==> flow/design.v <==
`timescale 1ns / 1ps
module IR(
	input[15:0] instr, 
	output[7:0] sub_instr,
	output[3:0] DR,
	output[3:0] SA,
	output[3:0] SB
   );
	assign sub_instr = instr[15:8];
	assign DR = instr[11:8];
	assign SA = instr[7:4];
	assign SB = instr[3:0];
endmodule
`timescale 1ns / 1ps
module Mux_8_4(
	input sel,
	input[3:0] D_in0, D_in1,
	output reg[3:0] D_out
	);
	always @ (sel, D_in0, D_in1) begin
		case(sel)
			1'b0:
				D_out <= D_in0;			
			1'b1:
				D_out <= D_in1;			
			default:
				D_out <= D_in0;
		endcase		
	end
endmodule
`timescale 1ns / 1ps
module Mux_32_16(
	input sel,
	input[15:0] D_in0, D_in1,
	output reg[15:0] D_out
	);
	always @ (sel, D_in0, D_in1) begin
		case(sel)
			1'b0:
				D_out <= D_in0;			
			1'b1:
				D_out <= D_in1;			
			default:
				D_out <= D_in0;
		endcase		
	end
endmodule
`timescale 1ns / 1ps
module Mux_48_16(
	input[1:0] sel,
	input[15:0] D_in0, D_in1, D_in2,
	output reg[15:0] D_out
	);
	always @ (sel, D_in0, D_in1, D_in2) begin
		case(sel)
			2'b00:
				D_out <= D_in0;			
			2'b01:
				D_out <= D_in1;			
			2'b10:
				D_out <= D_in2;
			default:
				D_out <= D_in0;
		endcase		
	end
endmodule
`timescale 1ns / 1ps
module ALU(
	input[15:0] A, B,
	input[3:0] sel,
	output reg V, C, N, Z,
	output reg[15:0] res
   );
	always @(*) begin
		C = 0;
		V = 0;
		case(sel)
			4'b0000: begin
				res = A + B;
				if (~(A[15] ^ B[15]) & (res[15] ^ A[15]))
					C = 1;
				else
					C = 0;
			end
			4'b0001: begin
				res = A - B;
				if (~(A[15] ^ B[15]) & (res[15] ^ A[15]))  
					V = 1;  
				else
					V = 0;
			end
			4'b0010:
				res = A & B;
			4'b0011:
				res = A | B;
			4'b0100:
				res = A ^ B;
			4'b0101:
				res = ~A;
			4'b0110:
				res = A << 1;
			4'b0111:
				res = A >> 1;
			default:
				res = A;
		endcase
		if (res == 0)
			Z = 1;
		else
			Z = 0;
		if (res[15] == 1)
			N = 1;
		else
			N = 0;
	end
endmodule
`timescale 1ns / 1ps
module Reg_File( 
    input clk, reset,
    input RW,
    input [3:0] AA, BA, DA,
	 input [15:0] D,
    output [15:0] A,
    output [15:0] B
    );
	integer i;
	reg[15:0] file[15:0];
	always @ (posedge clk) begin
	   if (reset) begin
        for (i = 0; i < 16; i = i + 1)
            file[i] <= 0;
		end
		else begin
			if (RW)
				file[DA] <= D;
			else
				file[DA] <= file[DA];
		end
	end
	assign A = file[AA];
	assign B = file[BA];
endmodule
`timescale 1ns / 1ps
module PC(
	input clk, reset,
	input[1:0] PS,
	input[15:0] bus_A,
	input[5:0] extend,
	output reg[5:0] out
	);
	always @ (posedge clk) begin
		if (reset)
			out = 6'b0;
		else begin
			case(PS)
				2'b00:
					out = out;
				2'b01:
					out = out + 1'b1;
				2'b10:
					out = out + extend;
				2'b11:
					out = bus_A[5:0];
				default:
					out = out;
			endcase
		end
	end
endmodule
`timescale 1ns / 1ps
module Control_Logic(
	input state,
	input[7:0] instr,
	input V, C, N, Z,  
	output reg NS, MW, RW, MD, ROM_enable, ASEL, enable_ram_read,
	output reg[1:0] PS, MB,
	output [3:0] FS
   );
	assign FS = instr[7:4];
	always @ (*) begin
		case (instr[7:4])
			4'b0000: begin
				NS <= 0;
				MW <= 0;
				RW <= 1;
				MD <= 0;
				PS <= 2'b01;
				MB <= 2'b00;
				ROM_enable <= 1;
				ASEL <= 0;
				enable_ram_read <= 0;
			end
			4'b0001: begin
				NS <= 0;
				MW <= 0;
				RW <= 1;
				MD <= 0;
				PS <= 2'b01;
				MB <= 2'b00;
				ROM_enable <= 1;
				ASEL <= 0;
				enable_ram_read <= 0;
			end
			4'b0010: begin
				NS <= 0;
				MW <= 0;
				RW <= 1;
				MD <= 0;
				PS <= 2'b01;
				MB <= 2'b00;
				ROM_enable <= 1;
				ASEL <= 0;
				enable_ram_read <= 0;
			end
			4'b0011: begin
				NS <= 0;
				MW <= 0;
				RW <= 1;
				MD <= 0;
				PS <= 2'b01;
				MB <= 2'b00;
				ROM_enable <= 1;
				ASEL <= 0;
				enable_ram_read <= 0;
			end
			4'b0100: begin
				NS <= 0;
				MW <= 0;
				RW <= 1;
				MD <= 0;
				PS <= 2'b01;
				MB <= 2'b00;
				ROM_enable <= 1;
				ASEL <= 0;
				enable_ram_read <= 0;
			end
			4'b0101: begin
				NS <= 0;
				MW <= 0;
				RW <= 1;
				MD <= 0;
				PS <= 2'b01;
				MB <= 2'b00;
				ROM_enable <= 1;
				ASEL <= 0;
				enable_ram_read <= 0;
			end
			4'b0110: begin
				NS <= 0;
				MW <= 0;
				RW <= 1;
				MD <= 0;
				PS <= 2'b01;
				MB <= 2'b00;
				ROM_enable <= 1;
				ASEL <= 0;
				enable_ram_read <= 0;
			end
			4'b0111: begin
				NS <= 0;
				MW <= 0;
				RW <= 1;
				MD <= 0;
				PS <= 2'b01;
				MB <= 2'b00;
				ROM_enable <= 1;
				ASEL <= 0;
				enable_ram_read <= 0;
			end
			4'b1000: begin
				NS <= 0;
				MW <= 0;
				RW <= 1;
				MD <= 0;
				PS <= 2'b01;
				MB <= 2'b01;
				ROM_enable <= 1;
				ASEL <= 0;
				enable_ram_read <= 0;
			end
			4'b1001: begin
				NS <= 0;
				MW <= 0;
				RW <= 1;
				MD <= 1;
				PS <= 2'b01;
				MB <= 2'b00;
				ROM_enable <= 1;
				ASEL <= 0;
				enable_ram_read <= 0;
			end
			4'b1010: begin
				NS <= 0;
				MW <= 1;
				RW <= 0;
				MD <= 1'b0;
				PS <= 2'b01;
				MB <= 2'b00;
				ROM_enable <= 1;
				ASEL <= 0;
				enable_ram_read <= 0;
			end
			4'b1011: begin
				if (state == 0) begin
					NS <= 1;
					MW <= 0;
					RW <= 0;
					MD <= 1'b0;
					if (Z)
						PS <= 2'b10;
					else
						PS <= 2'b00;
					MB <= 2'b00;
					ROM_enable <= 0;
					ASEL <= 1;
					enable_ram_read <= 0;
				end
				else begin
					NS <= 0;
					MW <= 0;
					RW <= 0;
					MD <= 1'b0;
					PS <= 2'b01;
					MB <= 2'b00;
					ROM_enable <= 1;
					ASEL <= 0;
					enable_ram_read <= 0;
				end
			end
			4'b1100: begin
				if (state == 0) begin
					NS <= 1;
					MW <= 0;
					RW <= 0;
					MD <= 1'b0;
					if (Z)
						PS <= 2'b00;
					else
						PS <= 2'b10;
					MB <= 2'b00;
					ROM_enable <= 0;
					ASEL <= 1;
					enable_ram_read <= 0;
				end
				else begin
					NS <= 0;
					MW <= 0;
					RW <= 0;
					MD <= 1'b0;
					PS <= 2'b01;
					MB <= 2'b00;
					ROM_enable <= 1;
					ASEL <= 0;
					enable_ram_read <= 0;
				end
			end
			4'b1101: begin
				if (state == 0) begin
					NS <= 1;
					MW <= 0;
					RW <= 1;
					MD <= 1'b0;
					PS <= 2'b10;
					MB <= 2'b10;
					ROM_enable <= 0;
					ASEL <= 0;
					enable_ram_read <= 0;
				end
				else begin
					NS <= 0;
					MW <= 0;
					RW <= 0;
					MD <= 1'b0;
					PS <= 2'b01;
					MB <= 2'b00;
					ROM_enable <= 1;
					ASEL <= 0;
					enable_ram_read <= 0;
				end
			end
			4'b1110: begin
				if (state == 0) begin
					NS <= 1;
					MW <= 0;
					RW <= 0;
					MD <= 1'b0;
					PS <= 2'b10;
					MB <= 2'b00;
					ROM_enable <= 0;
					ASEL <= 0;
					enable_ram_read <= 0;
				end
				else begin
					NS <= 0;
					MW <= 0;
					RW <= 0;
					MD <= 1'b0;
					PS <= 2'b01;
					MB <= 2'b00;
					ROM_enable <= 1;
					ASEL <= 0;
					enable_ram_read <= 0;
				end
			end
			4'b1111: begin  
				if (instr[3:0] == 0) begin
					if (state == 0) begin
						NS <= 1;
						MW <= 0;
						RW <= 0;
						MD <= 1'b0;
						PS <= 2'b11;
						MB <= 2'b00;
						ROM_enable <= 0;
						ASEL <= 0;
						enable_ram_read <= 0;
					end
					else begin
						NS <= 0;
						MW <= 0;
						RW <= 0;
						MD <= 1'b0;
						PS <= 2'b01;
						MB <= 2'b00;
						ROM_enable <= 1;
						ASEL <= 0;
						enable_ram_read <= 0;
					end
				end
				else begin
					NS <= 0;
					MW <= 0;
					RW <= 0;
					MD <= 1'b0;
					PS <= 2'b00;
					MB <= 2'b00;
					ROM_enable <= 0;
					ASEL <= 0;
					enable_ram_read <= 1;
				end
			end
			default: begin
				NS <= 0;
				MW <= 0;
				RW <= 0;
				MD <= 0;
				PS <= 2'b00;
				MB <= 2'b00;
				ROM_enable <= 0;
				ASEL <= 0;
				enable_ram_read <= 0;
			end
		endcase
	end
endmodule
`timescale 1ns / 1ps
module Controller(
	input clk, V, C, N , Z, reset,
	input[15:0] bus_A, ROM_data,
	output MD, RW, MW, ROM_enable, ASEL, enable_ram_read,
	output[1:0] MB,
	output[3:0] FS, DR, SA, SB,
	output[5:0] PC,
	output[15:0] imdt
   );
	wire[1:0] PS_wire;
	wire[7:0] sub_instr_wire;
	wire[3:0] SA_wire, SB_wire;
	wire[5:0] SA_SB_wire;
	wire state_reg_wire_in;
	wire state_reg_wire_out;
	assign SA_SB_wire[3:0] = SB_wire;
	assign SA_SB_wire[5:4] = SA_wire[1:0];
	assign imdt[15:8] = 8'b0;
	assign imdt[7:4] = SA_wire;
	assign imdt[3:0] = SB_wire;
	assign SA = SA_wire;
	assign SB = SB_wire;
	PC PC0(.clk (clk), .reset (reset), .PS (PS_wire), .bus_A (bus_A), .extend (SA_SB_wire), .out (PC));
	IR IR0(.instr (ROM_data), .sub_instr (sub_instr_wire), .DR (DR), .SA (SA_wire), .SB (SB_wire));
	Control_Logic Control_Logic0(.state (state_reg_wire_out), .instr (sub_instr_wire), .V (V), .C (C),
	.N (N), .Z (Z), .NS (state_reg_wire_in), .MW (MW), .RW (RW), .MD (MD), .PS (PS_wire), .MB (MB),
	.FS (FS), .ROM_enable (ROM_enable), .ASEL (ASEL), .enable_ram_read (enable_ram_read));
	reg state_reg;
	assign state_reg_wire_out = state_reg;
	always @ (posedge clk) begin
		if (reset)
			state_reg <= 1'b0;
		else
			state_reg <= state_reg_wire_in;
	end
endmodule
`timescale 1ns / 1ps
module Datapath(
	input clk, MD, RW, reset, ASEL,
	input[1:0] MB,
	input[3:0] FS, SA, DR, BA,
	input[5:0] PC,
	input[15:0] imdt, RAM_data_out,
	output V, C, N, Z,
	output[15:0] A_out, B_out
	);
	wire[3:0] AA_wire;
	wire[15:0] bus_A, bus_B, F_out, Mux_D_Mux_B_wire, File_D_in_wire, PC_zeroed;
	assign A_out = bus_A;
	assign B_out = bus_B;
	assign PC_zeroed[15:6] = 10'b0;
	assign PC_zeroed[5:0] = PC;
	ALU ALU0 (.A (bus_A), .B (bus_B), .sel (FS), .V (V), .C (C), .N (N), .Z (Z), .res (F_out));
	Reg_File Reg_File0 (.clk (clk), .reset (reset), .RW (RW), .AA (AA_wire), .BA (BA), .DA (DR), .D (File_D_in_wire), .A (bus_A), .B (bus_B));
	Mux_8_4 Mux_A (.sel (ASEL), .D_in0 (SA), .D_in1 (DR), .D_out (AA_wire));
	Mux_32_16 Mux_D (.sel (MD), .D_in0 (F_out), .D_in1 (RAM_data_out), .D_out (Mux_D_Mux_B_wire));
	Mux_48_16 Mux_B (.sel (MB), .D_in0 (Mux_D_Mux_B_wire), .D_in1 (imdt), .D_in2 (PC_zeroed), .D_out (File_D_in_wire));
endmodule
`timescale 1ns / 1ps
module CPU_16_Bit_RISC(
    input clk, reset,  
	 input[15:0] data_from_rom,  
	 output enable_to_rom, write_enable_to_ram, read_enable_to_ram, enable_ram_read, 
	 output[5:0] address_to_rom, address_to_ram,
	 output[15:0] data_ram_out,
	 input[15:0] data_ram_in,
	 input btn_press	
	 );
	wire V, C, N, Z , MD, RW, MW, ASEL;
	wire[1:0] MB;
	wire[3:0] FS, DR, SA, SB;
	wire[5:0] PC_out;
	wire[15:0] bus_A, ROM_data, imdt;
	Controller Controller0(.clk (clk), .V (V), .C (C), .N (N), .Z (Z), .bus_A (bus_A), 
	.ROM_data (data_from_rom), .MD (MD), .RW (RW), .MW (MW), .MB (MB), .FS (FS), .DR (DR), .SA (SA),
	.SB (SB), .reset (reset), .PC (PC_out), .imdt (imdt), .ROM_enable (enable_to_rom), .ASEL (ASEL), .enable_ram_read(enable_ram_read));
	Datapath Datapath0 (.clk (clk), .reset (reset), .MD (MD), .MB (MB), .RW (RW), .FS (FS), .SA (SA), .DR (DR), .BA (SB), 
	.PC (PC_out), .imdt (imdt), .RAM_data_out (data_ram_in), .V (V), .C (C), .N (N), .Z (Z),
	.A_out (bus_A), .B_out (data_ram_out), .ASEL (ASEL));
	assign write_enable_to_ram = MW;
	assign read_enable_to_ram = ~MW;
	assign address_to_rom = PC_out;
	assign address_to_ram = bus_A[5:0];
endmodule
# Reports on CPU_16_Bit_RISC
# Tool output for the design above, in the order of the flow.
# Lines are those of the file above, counted from 1.
# Cell names lack the library's common part.
# Not given: -
[setup] top_module="CPU_16_Bit_RISC" clk_port="clk" library="sky130hd" pvt_corner="tt_025C_1v80"

# Elaborated design
# Source: Yosys, flattened and elaborated, memories not mapped. Widths are those after wreduce. Registers that Yosys merges into a memory's read port (data or address) are not register bits. Print and check cells do not count. Equal cells are merged and count once.
# Memory sizes are those after Yosys's memory passes, which may raise the word count (mostly to a power of two), join words into wider ones and drop unused or constant bits.
[word_totals] n_memories=1 mem_bits_rw=256 reg_bits=7 word_cells=90
[mem_list] memory="Datapath0.Reg_File0.file" words=16 word_bits=16 line=127 text="reg[15:0] file[15:0];"
[classes] eq_ne=21 mux=38 n_addsub=4 reduce_logical=16 n_logic=8
[op_table] operator="case mux 16 bit (select 8 bit)" count=1
[op_table] operator="2-to-1 mux 16 bit" count=5
[op_table] operator="case mux 16 bit (select 2 bit)" count=2
[op_table] operator="OR reduction 15 bit" count=3
[op_table] operator="== test 4 bit (second input constant)" count=8
[op_table] operator="OR reduction 14 bit" count=2
[op_table] operator="case mux 6 bit (select 3 bit)" count=1
[op_table] operator="adder 16 bit" count=1
[op_table] operator="subtractor 16 bit" count=1
[op_table] operator="AND 16 bit" count=1
[op_table] operator="OR 16 bit" count=1
[op_table] operator="bitwise XOR 16 bit" count=1
[op_table] operator="NOT 16 bit" count=1
[op_table] operator="logical NOT 16 bit" count=1
[op_table] operator="== test 4 x 3 -> 1 bit (second input constant)" count=4
[op_table] operator="2-to-1 mux 2 bit" count=8
[op_table] operator="OR reduction 11 bit" count=1
[op_table] operator="2-to-1 mux 1 bit" count=11
[op_table] operator="OR reduction 10 bit" count=1
[op_table] operator="case mux 2 bit (select 5 bit)" count=1
[op_table] operator="case mux 1 bit (select 3 bit)" count=3
[op_table] operator="== test 4 x 2 -> 1 bit (second input constant)" count=2
[op_table] operator="logical NOT 4 bit" count=2
[op_table] operator="case mux 4 bit (select 2 bit)" count=1
[op_table] operator="case mux 1 bit (select 2 bit)" count=4
[op_table] operator="== test 2 bit (second input constant)" count=3
[op_table] operator="adder 6 x 1 -> 6 bit (second input constant)" count=1
[op_table] operator="adder 6 bit" count=1
# Not listed: further kinds 11, cells in them 15.

# Longest topological paths
# Longest topological path by Yosys (ltp), each cell counted once; first at word level (registers and memories cut), then after technology mapping (sequential cells cut; the memories' decode and read muxes count).
[depth] ltp_word=9 abc_area=0 mapped_depth=38 ltp_nobuf=34

# Netlist
# Yosys stat after the flow's synthesis: flattened, memories mapped to cells. It holds for the ABC_AREA given above (unset counts as 0); a run with the other value may have another netlist.
[by_type] cell="edfxtp_1" count=256
[by_type] cell="mux4_2" count=76
[by_type] cell="nor2_1" count=311
[by_type] cell="mux2i_1" count=71
[by_type] cell="ha_1" count=54
[by_type] cell="nand2_1" count=117
[by_type] cell="clkbuf_1" count=80
[by_type] cell="a21oi_1" count=44
[by_type] cell="xnor2_1" count=25
[by_type] cell="a22oi_1" count=29
[by_type] cell="o211ai_1" count=29
[by_type] cell="nand2b_1" count=33
[by_type] cell="a211o_1" count=22
[by_type] cell="o31ai_1" count=25
[by_type] cell="inv_1" count=49
[by_type] cell="o21ai_0" count=36
[by_type] cell="o22ai_1" count=26
[by_type] cell="mux2_2" count=13
# Other cell types: 82; their cells: 346.
[mapped] area_mm2=0.0176732 n_buf=131 stdcells=1642 seqArea_mm2=0.0078275 ff_cells=263
# The figures by module come from a second, unflattened synthesis with its own total; it is not the netlist above.
[unflattened] cells_unflattened=1552 hier_area_mm2=0.018479
# Each row is one instance without its submodules.
[modules] mod="Reg_File" mod_seq_area_mm2=0.0076874 cells=859 instances=1 area_mm2=0.0134141
[modules] mod="ALU" mod_seq_area_mm2=0 cells=464 instances=1 area_mm2=0.0032031
[modules] mod="PC" mod_seq_area_mm2=0.0001201 cells=71 instances=1 area_mm2=0.0005893
[modules] mod="Mux_48_16" mod_seq_area_mm2=0 cells=59 instances=1 area_mm2=0.0004192
[modules] mod="Mux_32_16" mod_seq_area_mm2=0 cells=18 instances=1 area_mm2=0.000249
[modules] mod="Control_Logic" mod_seq_area_mm2=0 cells=36 instances=1 area_mm2=0.000244
[modules] mod="Controller" mod_seq_area_mm2=0.00002 cells=19 instances=1 area_mm2=0.0001577
[modules] mod="IR" mod_seq_area_mm2=0 cells=20 instances=1 area_mm2=0.0001501
[modules] mod="Mux_8_4" mod_seq_area_mm2=0 cells=4 instances=1 area_mm2=0.000045
[modules] mod="CPU_16_Bit_RISC" mod_seq_area_mm2=0 cells=1 instances=1 area_mm2=0.0000038
[modules] mod="Datapath" mod_seq_area_mm2=0 cells=1 instances=1 area_mm2=0.0000038

# Path before layout
# Path of least setup slack by OpenSTA after synthesis, without wires, with an ideal clock, recovery checks aside; 20% of the period is set as input and as output delay. Where synthesis merged equal registers, the netlist keeps one of their names.
[synth_path] path_type="in2reg" startpoint="input port data_from_rom[0]" endpoint="register Controller0.PC0.out[5]" t_first_pin_ns=2.000 input_delay_ns=2.000 t_required_ns=9.883 setup_time_ns=0.117 path_stages=33 arrival_ns=9.390 path_slack_ns=0.493 delay_ns=7.507 period_ns=10.0 synth_period_reached_ns=9.507
# "delay_ns" is the arrival time less input delay plus setup time.
# "path_stages" counts driving pins, that of a launching flip-flop among them; a cell with two outputs on the path counts twice.
# "synth_period_reached_ns" is the clock period less the worst setup slack; recovery checks do not enter. This is arithmetic on one report: input and output delays are still those of the set period (20% each).
# Between the ends stands the longest chain of elaborated cells between them, by number of cells; it is not shown to be the way that was timed. Of several equally long chains one is given.
# Each line given opens the expression or statement behind the cell; cells for indexed reads and writes are added by Yosys, which also makes memories of some case tables.
# The chain passes a memory read, where the word-level depth is cut; so it can be longer than that depth.
# At most two assigning lines are given for a register; there are more.
[synth_between] cell_sequence="buf_1 buf_2 clkbuf_1 mux4_2 mux4_2 inv_1 nand3_1 o21ai_0 xnor2_1 ha_1 a21oi_1 o21ai_0 or2_2 o2111ai_1 a21oi_1 o21ai_0 a32oi_1 a2111oi_2 nand4b_1 or4_1 a22o_1 and3_1 ha_1 a21o_1 a21oi_1 o21bai_1 a21oi_1 xnor2_1 and3_1 nand2_1 nor4_1 nor2_1 a32o_1" elab_chain_cells=10 cells_between=20
[synth_lines] item="start, declared" line=518 text="input[15:0] data_from_rom,"
[synth_lines] item="memory read (16 x 16 bit)" line=127 text="reg[15:0] file[15:0];"
[synth_lines] item="subtractor 16 bit" line=86 text="res = A - B;"
[synth_lines] item="case mux 16 bit (select 8 bit)" line=77 text="case(sel)"
[synth_lines] item="logical NOT 16 bit" line=107 text="if (res == 0)"
[synth_lines] item="2-to-1 mux 1 bit" line=107
[synth_lines] item="2-to-1 mux 2 bit" line=336 text="if (Z)"
[synth_lines] item="2-to-1 mux 2 bit" line=331 text="if (state == 0) begin"
[synth_lines] item="case mux 2 bit (select 5 bit)" line=181 text="case (instr[7:4])"
[synth_lines] item="== test 2 bit" line=155 text="case(PS)"
[synth_lines] item="case mux 6 bit (select 3 bit)" line=155
[synth_lines] item="end, assigned" line=157 text="out = out;"
[synth_lines] item="end, assigned" line=159 text="out = out + 1'b1;"
[synth_lines] item="end, declared" line=149 text="output reg[5:0] out"
# Nets of the timed path that keep an RTL name, with a line that drives or declares them; the list need not be complete.
[synth_named_nets] signal="data_ram_out[4]" line=141 text="assign B = file[BA];"

# Worst path after layout
# Path of least setup slack in the final report of run D (OpenROAD, finished layout, wires in). Where an end is a register, its clock arrival counts in the times.
[layout_path] path_type="in2reg" startpoint="input port data_from_rom[5]" endpoint="register Controller0.PC0.out[5]" t_first_pin_ns=1.97 input_delay_ns=1.97 setup_time_ns=0.11 period_ns=9.85 path_slack_ns=0.88 path_stages=35 arrival_ns=9.45 t_required_ns=10.32
# Between the ends stands the longest chain of elaborated cells between them, by number of cells; it is not shown to be the way that was timed. Of several equally long chains one is given.
# The chain passes a memory read, where the word-level depth is cut; so it can be longer than that depth.
# At most two assigning lines are given for a register; there are more.
[layout_between] cell_sequence="clkdlybuf4s50_1 and3_4 a31oi_4 nand3_4 buf_12 buf_6 a211o_1 a22oi_1 and3b_2 inv_1 ha_1 nor2b_1 o21a_1 o21ai_2 nand2_2 a31o_4 xnor2_2 o21ai_0 a2111o_1 a2111oi_4 nand4b_1 or4_4 a22o_1 and3_1 ha_1 a21o_1 a21oi_2 o21bai_1 a21oi_2 xnor2_1 and3_1 nand2_1 nor4_1 nor2_1 a32o_1" elab_chain_cells=11 cells_between=22
[layout_lines] item="start, declared" line=518 text="input[15:0] data_from_rom,"
[layout_lines] item="case mux 4 bit (select 2 bit)" line=21 text="case(sel)"
[layout_lines] item="memory read (16 x 16 bit)" line=127 text="reg[15:0] file[15:0];"
[layout_lines] item="subtractor 16 bit" line=86 text="res = A - B;"
[layout_lines] item="case mux 16 bit (select 8 bit)" line=77 text="case(sel)"
[layout_lines] item="logical NOT 16 bit" line=107 text="if (res == 0)"
[layout_lines] item="2-to-1 mux 1 bit" line=107
[layout_lines] item="2-to-1 mux 2 bit" line=336 text="if (Z)"
[layout_lines] item="2-to-1 mux 2 bit" line=331 text="if (state == 0) begin"
[layout_lines] item="case mux 2 bit (select 5 bit)" line=181 text="case (instr[7:4])"
[layout_lines] item="== test 2 bit" line=155 text="case(PS)"
[layout_lines] item="case mux 6 bit (select 3 bit)" line=155
[layout_lines] item="end, assigned" line=157 text="out = out;"
[layout_lines] item="end, assigned" line=159 text="out = out + 1'b1;"
[layout_lines] item="end, declared" line=149 text="output reg[5:0] out"

# Design CPU_16_Bit_RISC on sky130hd. What follows are 5 stored runs of the flow, each under its own settings; their order means nothing. The constraints put input and output delay at 20% of the set period each and load the outputs with 0.01 pF.
# "timing.achieved_period_ns" = clock period - worst setup slack. The figure is calculated, with input and output delays left at 20% of the set period.
# "design_power_uw" is the tool's figure for a default switching activity; nothing was simulated.
run="run A" settings ABC_AREA=1 CAP_MARGIN=30 CELL_PAD_IN_SITES_GLOBAL_PLACEMENT=3 CORE_UTILIZATION=62 GPL_ROUTABILITY_DRIVEN=1 GPL_TIMING_DRIVEN=1 PLACE_DENSITY_LB_ADDON=0.0 SLEW_MARGIN=35 period_ns=5.66 CORE_MARGIN=2
run="run A" outcome="no results, placement failed with FLW-0024"
run="run B" settings ABC_AREA=1 CELL_PAD_IN_SITES_GLOBAL_PLACEMENT=1 CORE_MARGIN=5 CORE_UTILIZATION=67 HOLD_SLACK_MARGIN=0.15 MIN_ROUTING_LAYER="met1" period_ns=10.0 CAP_MARGIN=20 SLEW_MARGIN=20
run="run B" outcome="no results, placement failed with GPL-0301"
run="run C" settings ABC_AREA=1 CAP_MARGIN=35 CELL_PAD_IN_SITES_GLOBAL_PLACEMENT=2 CORE_MARGIN=5 CORE_UTILIZATION=67 GPL_ROUTABILITY_DRIVEN=0 MIN_ROUTING_LAYER="met2" PLACE_DENSITY_LB_ADDON=0.25 SLEW_MARGIN=15 TNS_END_PERCENT=85 period_ns=10.0
run="run C" outcome="no results, placement failed with FLW-0024"
run="run D" settings SETUP_SLACK_MARGIN=0.63 period_ns=9.85 CAP_MARGIN=20 CORE_MARGIN=2 CORE_UTILIZATION=40 SLEW_MARGIN=20
run="run D" results synth_chip_area_mm2=0.0176732 design_die_area_mm2=0.0458795 finalCellArea_mm2=0.0224665 finalUtil_pct=51.1 worst_setup_slack_ns=0.879 total_negative_slack_ns=0.000 hold_worst_slack_ns=0.574 design_power_uw=3528 timing.achieved_period_ns=8.971
run="run E" settings ABC_AREA=1 CAP_MARGIN=5 CELL_PAD_IN_SITES_DETAIL_PLACEMENT=2 CORE_MARGIN=10 CORE_UTILIZATION=44 CTS_CLUSTER_DIAMETER=35 GPL_ROUTABILITY_DRIVEN=0 GPL_TIMING_DRIVEN=0 MAX_ROUTING_LAYER="met5" MIN_ROUTING_LAYER="met2" PLACE_DENSITY_LB_ADDON=0.19 SLEW_MARGIN=0 period_ns=9.94
run="run E" outcome="no results, clock tree synthesis failed with DPL-0033"
